==> flow/design.v <==
module buck_v1_0 #(
  parameter model_data_width = 25,
  parameter model_decimal_width = 16
)(
  input aclk, 
  input resetn, 
  input clock_enable,
  input pwm, 
  input signed [model_data_width-1:0] input_voltage,
  input signed [model_data_width-1:0] period_inductor,
  input signed [model_data_width-1:0] period_capacitor,
  input signed [model_data_width-1:0] inverse_resistor,
  output reg signed [model_data_width-1:0] inductor_current,
  output signed [model_data_width-1:0] capacitor_current,
  output signed [model_data_width-1:0] output_current,
  output reg signed [model_data_width-1:0] output_voltage  
);
  wire signed [model_data_width-1:0] voltage_diff;  
  wire signed [(model_data_width*2)-1:0] voltage_diff_intl_2width;  
  wire signed [model_data_width-1:0] voltage_diff_intl;  
  wire signed [(model_data_width*2)-1:0] capacitor_current_intc_2width;  
  wire signed [model_data_width-1:0] capacitor_current_intc;  
  wire signed [(model_data_width*2)-1:0] output_current_2width;  
  assign voltage_diff = pwm? input_voltage - output_voltage: -output_voltage;
  assign voltage_diff_intl_2width = voltage_diff * period_inductor;
  assign voltage_diff_intl = voltage_diff_intl_2width >>> model_decimal_width;
  always @(posedge aclk)
    if (!resetn)
      inductor_current <= 0;
    else 
      if (clock_enable)
        inductor_current <= inductor_current + voltage_diff_intl;
  assign capacitor_current = inductor_current - output_current;
  assign capacitor_current_intc_2width = capacitor_current * period_capacitor;
  assign capacitor_current_intc = capacitor_current_intc_2width >>> model_decimal_width;
  always @(posedge aclk)
    if (!resetn)
      output_voltage <= 0;
    else 
      if (clock_enable)
        output_voltage <= output_voltage + capacitor_current_intc;
  assign output_current_2width = output_voltage * inverse_resistor;
  assign output_current = output_current_2width >>> model_decimal_width;
endmodule
**Step by step through the tools: buck_v1_0**

The steps from the RTL of buck_v1_0 to its reports follow in flow order.
Line numbers count from 1 in the design file above.
A cell with -- has no value.

- Top: buck_v1_0
- Clock input: aclk
- Cell library: sky130hd
- Corner: tt_025C_1v80

**Word level**

Source: Yosys, flattened and elaborated, memories not mapped. Widths are those after wreduce; folded enables and synchronous resets count as part of the registers. Registers that Yosys merges into a memory's read port (data or address) are not register bits. Print and check cells do not count. Equal cells are merged and count once.

- Muxes and demuxes: 1
- $add $sub $neg: 5
- Multiply operators: 3

Operators by type and width:

| operator | number |
|---|---|
| 25-bit by 25-bit multiplier with 41-bit output | 3 |
| 25-bit adder | 2 |
| 25-bit subtractor | 2 |
| 25-bit negation | 1 |
| 25-bit two-way mux | 1 |

- Output and inout port bits: 100
- Elaborated cells: 11
- Flip-flop bits (word level): 50

**Depth**

Depth = most cells in a row (Yosys ltp): at word level without a register or memory, in the mapped netlist without a sequential cell, where the memories' decode and read muxes count.

- Depth after elaboration: 4
- ABC_AREA: 0
- Mapped depth: 84
- Mapped depth without buffers: 81

**Netlist**

The flow's flattened synthesis, as Yosys stat reports it; memories are mapped. The netlist is that of the ABC_AREA named above (0 if unset); the other value can give another one.
Totals and module areas in this step are rounded.

- Cell count: 7210
- Mapped flip-flops: 50
- Chip area (Yosys): 0.064 sq mm
- Sequential part of the area: 0.001 sq mm

Cells by type:

| cell type | number |
|---|---|
| sky130_fd_sc_hd__fa_1 | 1660 |
| sky130_fd_sc_hd__inv_1 | 1879 |
| sky130_fd_sc_hd__ha_1 | 482 |
| sky130_fd_sc_hd__and2_1 | 741 |
| sky130_fd_sc_hd__nand2_1 | 999 |
| sky130_fd_sc_hd__xnor2_1 | 184 |
| sky130_fd_sc_hd__clkbuf_1 | 322 |
| sky130_fd_sc_hd__dfxtp_1 | 50 |
| sky130_fd_sc_hd__nor2_1 | 186 |
| sky130_fd_sc_hd__a21oi_1 | 117 |
| sky130_fd_sc_hd__nor2b_1 | 61 |
| sky130_fd_sc_hd__xor2_1 | 39 |
| sky130_fd_sc_hd__o21a_1 | 42 |
| sky130_fd_sc_hd__mux2i_1 | 31 |
| sky130_fd_sc_hd__a21o_1 | 38 |
| sky130_fd_sc_hd__nand2b_1 | 45 |
| sky130_fd_sc_hd__o21ai_0 | 43 |
| sky130_fd_sc_hd__nor3_1 | 37 |

Other cell types: 56; their cells: 254.

**Timing after synthesis**

OpenSTA on the mapped netlist: ideal clock, no wires. The path of least setup slack (recovery checks aside). Input and output delay are each 20% of the period. Register names are those of the netlist, which keeps one name where synthesis merged equal registers.

- Kind: in2reg
- Start point: input port inverse_resistor[4]
- End point: register output_voltage[24]
- Path buffers: 2
- Driving pins on the path: 72
- Slack: 5886 ps
- Required time: 27929 ps
- Arrival: 22043 ps
- Path delay: 16514 ps
- Setup time: 71 ps
- Period: 28000 ps
- External input delay: 5600 ps
- Period reached after synthesis: 22114 ps

"path delay" is the arrival time less input delay plus setup time.
"driving pins on the path" counts driving pins, that of a launching flip-flop among them; a cell with two outputs on the path counts twice.
"period reached after synthesis" = period - worst setup slack (recovery checks aside). The figure is calculated, with input and output delays left at 20% of the set period.
The rows between start and end are the longest chain of elaborated cells between them; the timing report does not say that the signal goes this way. Where chains are equally long, one stands for them.
A line is the first line of the expression or statement that the cell stems from. Yosys adds cells for indexed reads and writes and turns some case tables into memories.

- Cells stage by stage: sky130_fd_sc_hd__clkbuf_1 > sky130_fd_sc_hd__nand2_1 > sky130_fd_sc_hd__fa_1 > sky130_fd_sc_hd__fa_1 > sky130_fd_sc_hd__fa_1 > sky130_fd_sc_hd__inv_1 > sky130_fd_sc_hd__ha_1 > sky130_fd_sc_hd__fa_1 > sky130_fd_sc_hd__fa_1 > sky130_fd_sc_hd__inv_1 > sky130_fd_sc_hd__fa_1 > sky130_fd_sc_hd__inv_1 > sky130_fd_sc_hd__ha_1 > sky130_fd_sc_hd__a21oi_1 > sky130_fd_sc_hd__a2bb2oi_1 > sky130_fd_sc_hd__o211ai_1 > sky130_fd_sc_hd__a221oi_1 > sky130_fd_sc_hd__a21oi_1 > [... 36 more ...] > sky130_fd_sc_hd__xnor2_1 > sky130_fd_sc_hd__ha_1 > sky130_fd_sc_hd__or3_1 > sky130_fd_sc_hd__a311o_1 > sky130_fd_sc_hd__a31oi_1 > sky130_fd_sc_hd__nor2b_1 > sky130_fd_sc_hd__nor3_1 > sky130_fd_sc_hd__o21ai_1 > sky130_fd_sc_hd__a31oi_1 > sky130_fd_sc_hd__nor2b_1 > sky130_fd_sc_hd__o21a_1 > sky130_fd_sc_hd__nor2_1 > sky130_fd_sc_hd__nor2b_1 > sky130_fd_sc_hd__o21ai_0 > sky130_fd_sc_hd__nand2b_1 > sky130_fd_sc_hd__and3_1 > sky130_fd_sc_hd__or4_1 > sky130_fd_sc_hd__a21oi_1
- Cells in the longest elaborated chain: 4
- Elaborated cells on any way between the ends: 4
- Those cells by class: add/sub: 2; mul: 2

RTL lines, path after synthesis:

| element | RTL line | RTL |
|---|---|---|
| from (decl) | 12 | `input signed [model_data_width-1:0] inverse_resistor,` |
| 25-bit by 25-bit multiplier with 41-bit output | 42 | `assign output_current_2width = output_voltage * inverse_resistor;` |
| 25-bit subtractor | 33 | `assign capacitor_current = inductor_current - output_current;` |
| 25-bit by 25-bit multiplier with 41-bit output | 34 | `assign capacitor_current_intc_2width = capacitor_current * period_capacitor;` |
| 25-bit adder | 41 | `output_voltage <= output_voltage + capacitor_current_intc;` |
| to (assign) | 38 | `output_voltage <= 0;` |
| to (assign) | 41 |  |
| to (decl) | 16 | `output reg signed [model_data_width-1:0] output_voltage` |

Nets of the timed path that keep an RTL name, with a line that drives or declares them; the list need not be complete.

Nets with RTL names, path after synthesis:

| net | RTL line |
|---|---|
| capacitor_current[15] | 33 |

**Path in the finished layout**

From the final timing report of record 1: the path of least setup slack in the routed layout; clock arrival at registers is part of the times.
The path's times are printed in steps of 10 ps; the period is the one set.

- Kind: in2reg
- Start point: input port inverse_resistor[10]
- End point: register output_voltage[24]
- Period: 24900 ps
- Driving pins on the path: 74
- Required time: 25130 ps
- External input delay: 4980 ps
- Setup time: 80 ps
- Slack: 1150 ps
- Arrival: 23990 ps
- Path buffers: 3

The rows between start and end are the longest chain of elaborated cells between them; the timing report does not say that the signal goes this way. Where chains are equally long, one stands for them.

- Cells stage by stage: sky130_fd_sc_hd__clkdlybuf4s50_1 > sky130_fd_sc_hd__buf_4 > sky130_fd_sc_hd__and2_1 > sky130_fd_sc_hd__fa_1 > sky130_fd_sc_hd__fa_1 > sky130_fd_sc_hd__inv_1 > sky130_fd_sc_hd__fa_1 > sky130_fd_sc_hd__inv_1 > sky130_fd_sc_hd__ha_1 > sky130_fd_sc_hd__fa_1 > sky130_fd_sc_hd__fa_1 > sky130_fd_sc_hd__inv_1 > sky130_fd_sc_hd__fa_1 > sky130_fd_sc_hd__inv_1 > sky130_fd_sc_hd__ha_1 > sky130_fd_sc_hd__nand2_1 > sky130_fd_sc_hd__a2bb2oi_1 > sky130_fd_sc_hd__o211ai_1 > [... 38 more ...] > sky130_fd_sc_hd__xnor2_1 > sky130_fd_sc_hd__ha_1 > sky130_fd_sc_hd__or3_1 > sky130_fd_sc_hd__a311o_1 > sky130_fd_sc_hd__a31oi_1 > sky130_fd_sc_hd__nor2b_1 > sky130_fd_sc_hd__nor3_1 > sky130_fd_sc_hd__o21ai_1 > sky130_fd_sc_hd__a31oi_1 > sky130_fd_sc_hd__nor2b_1 > sky130_fd_sc_hd__o21a_1 > sky130_fd_sc_hd__nor2_1 > sky130_fd_sc_hd__nor2b_1 > sky130_fd_sc_hd__o21ai_0 > sky130_fd_sc_hd__nand2b_1 > sky130_fd_sc_hd__and3_1 > sky130_fd_sc_hd__or4_1 > sky130_fd_sc_hd__a21oi_1
- Cells in the longest elaborated chain: 4
- Elaborated cells on any way between the ends: 4
- Those cells by class: add/sub: 2; mul: 2

RTL lines, path after layout:

| element | RTL line | RTL |
|---|---|---|
| from (decl) | 12 | `input signed [model_data_width-1:0] inverse_resistor,` |
| 25-bit by 25-bit multiplier with 41-bit output | 42 | `assign output_current_2width = output_voltage * inverse_resistor;` |
| 25-bit subtractor | 33 | `assign capacitor_current = inductor_current - output_current;` |
| 25-bit by 25-bit multiplier with 41-bit output | 34 | `assign capacitor_current_intc_2width = capacitor_current * period_capacitor;` |
| 25-bit adder | 41 | `output_voltage <= output_voltage + capacitor_current_intc;` |
| to (assign) | 38 | `output_voltage <= 0;` |
| to (assign) | 41 |  |
| to (decl) | 16 | `output reg signed [model_data_width-1:0] output_voltage` |

Memo
Re: implementation data of buck_v1_0

Top module buck_v1_0; platform sky130hd; tools Yosys and OpenROAD; 5 stored runs in no particular order. Input and output delays are each 20% of the period that was set; the output load is 0.01 pF.
"clock period reached" is the run's clock period less its worst setup slack. It is reckoned from that one timing run; input and output delays stay at 20% of the period that was set.
"critical setup path time" is the time allowed to the run's worst setup path (the clock period less input and output delay, where it has them) less its slack. Clock arrival times count: a late capture clock shortens it, a late launch clock lengthens it.
"critical setup path time" is given in steps of 10 ps.
The results are shown rounded.
Among the settings, - means not set for that run.

| setting or result | record 1 | record 2 | record 3 | record 4 | record 5 |
|---|---|---|---|---|---|
| CELL_PAD_IN_SITES_DETAIL_PLACEMENT | 1 | - | - | - | - |
| CORE_MARGIN | 10 | 2 | 2 | 10 | 2 |
| CORE_UTILIZATION | 56 | 54 | 34 | 40 | 54 |
| GPL_ROUTABILITY_DRIVEN | 1 | 0 | 1 | - | 0 |
| MAX_ROUTING_LAYER | met4 | - | - | - | - |
| PLACE_DENSITY | 0.57 | - | - | - | - |
| TNS_END_PERCENT | 5 | 25 | 90 | - | 95 |
| period_ns | 24.9 | 19.4 | 26.9 | 28.0 | 19.4 |
| CAP_MARGIN | 20 | 0 | 20 | 20 | 0 |
| SLEW_MARGIN | 20 | 20 | 20 | 20 | 20 |
| CELL_PAD_IN_SITES_GLOBAL_PLACEMENT | - | 0 | 1 | 2 | 1 |
| CTS_CLUSTER_DIAMETER | - | 297 | 41 | - | - |
| HOLD_SLACK_MARGIN | - | 0.19 | - | - | - |
| MIN_ROUTING_LAYER | - | met1 | - | - | met1 |
| PLACE_DENSITY_LB_ADDON | - | 0.16 | 0.22 | - | 0.16 |
| SETUP_SLACK_MARGIN | - | 0.93 | -2.0 | - | - |
| ABC_AREA | - | - | 1 | - | - |
| CTS_CLUSTER_SIZE | - | - | 34 | - | - |
| GPL_TIMING_DRIVEN | - | - | - | 0 | - |
| setup slack of the critical path (ps) | 1100 | -660 | 2200 | 1400 | -550 |
| critical setup path time (ps) | 18770 | 16180 | 19310 | 20980 | 16070 |
| worst path kind | in2reg | in2reg | in2reg | in2reg | in2reg |
| clock period reached (ps) | 23751 | 20060 | 24692 | 26577 | 19951 |
| worst hold slack in the final report (ps) | 520 | 550 | 530 | 580 | 560 |
| die area (sq mm) | 0.13 | 0.12 | 0.2 | 0.18 | 0.12 |
| cell area after synthesis (sq mm) | 0.064 | 0.064 | 0.067 | 0.064 | 0.064 |
| post-route setup TNS (ps) | 0 | -1700 | 0 | 0 | -1600 |
| utilization in the final report (%) | 60 | 63 | 37 | 44 | 63 |
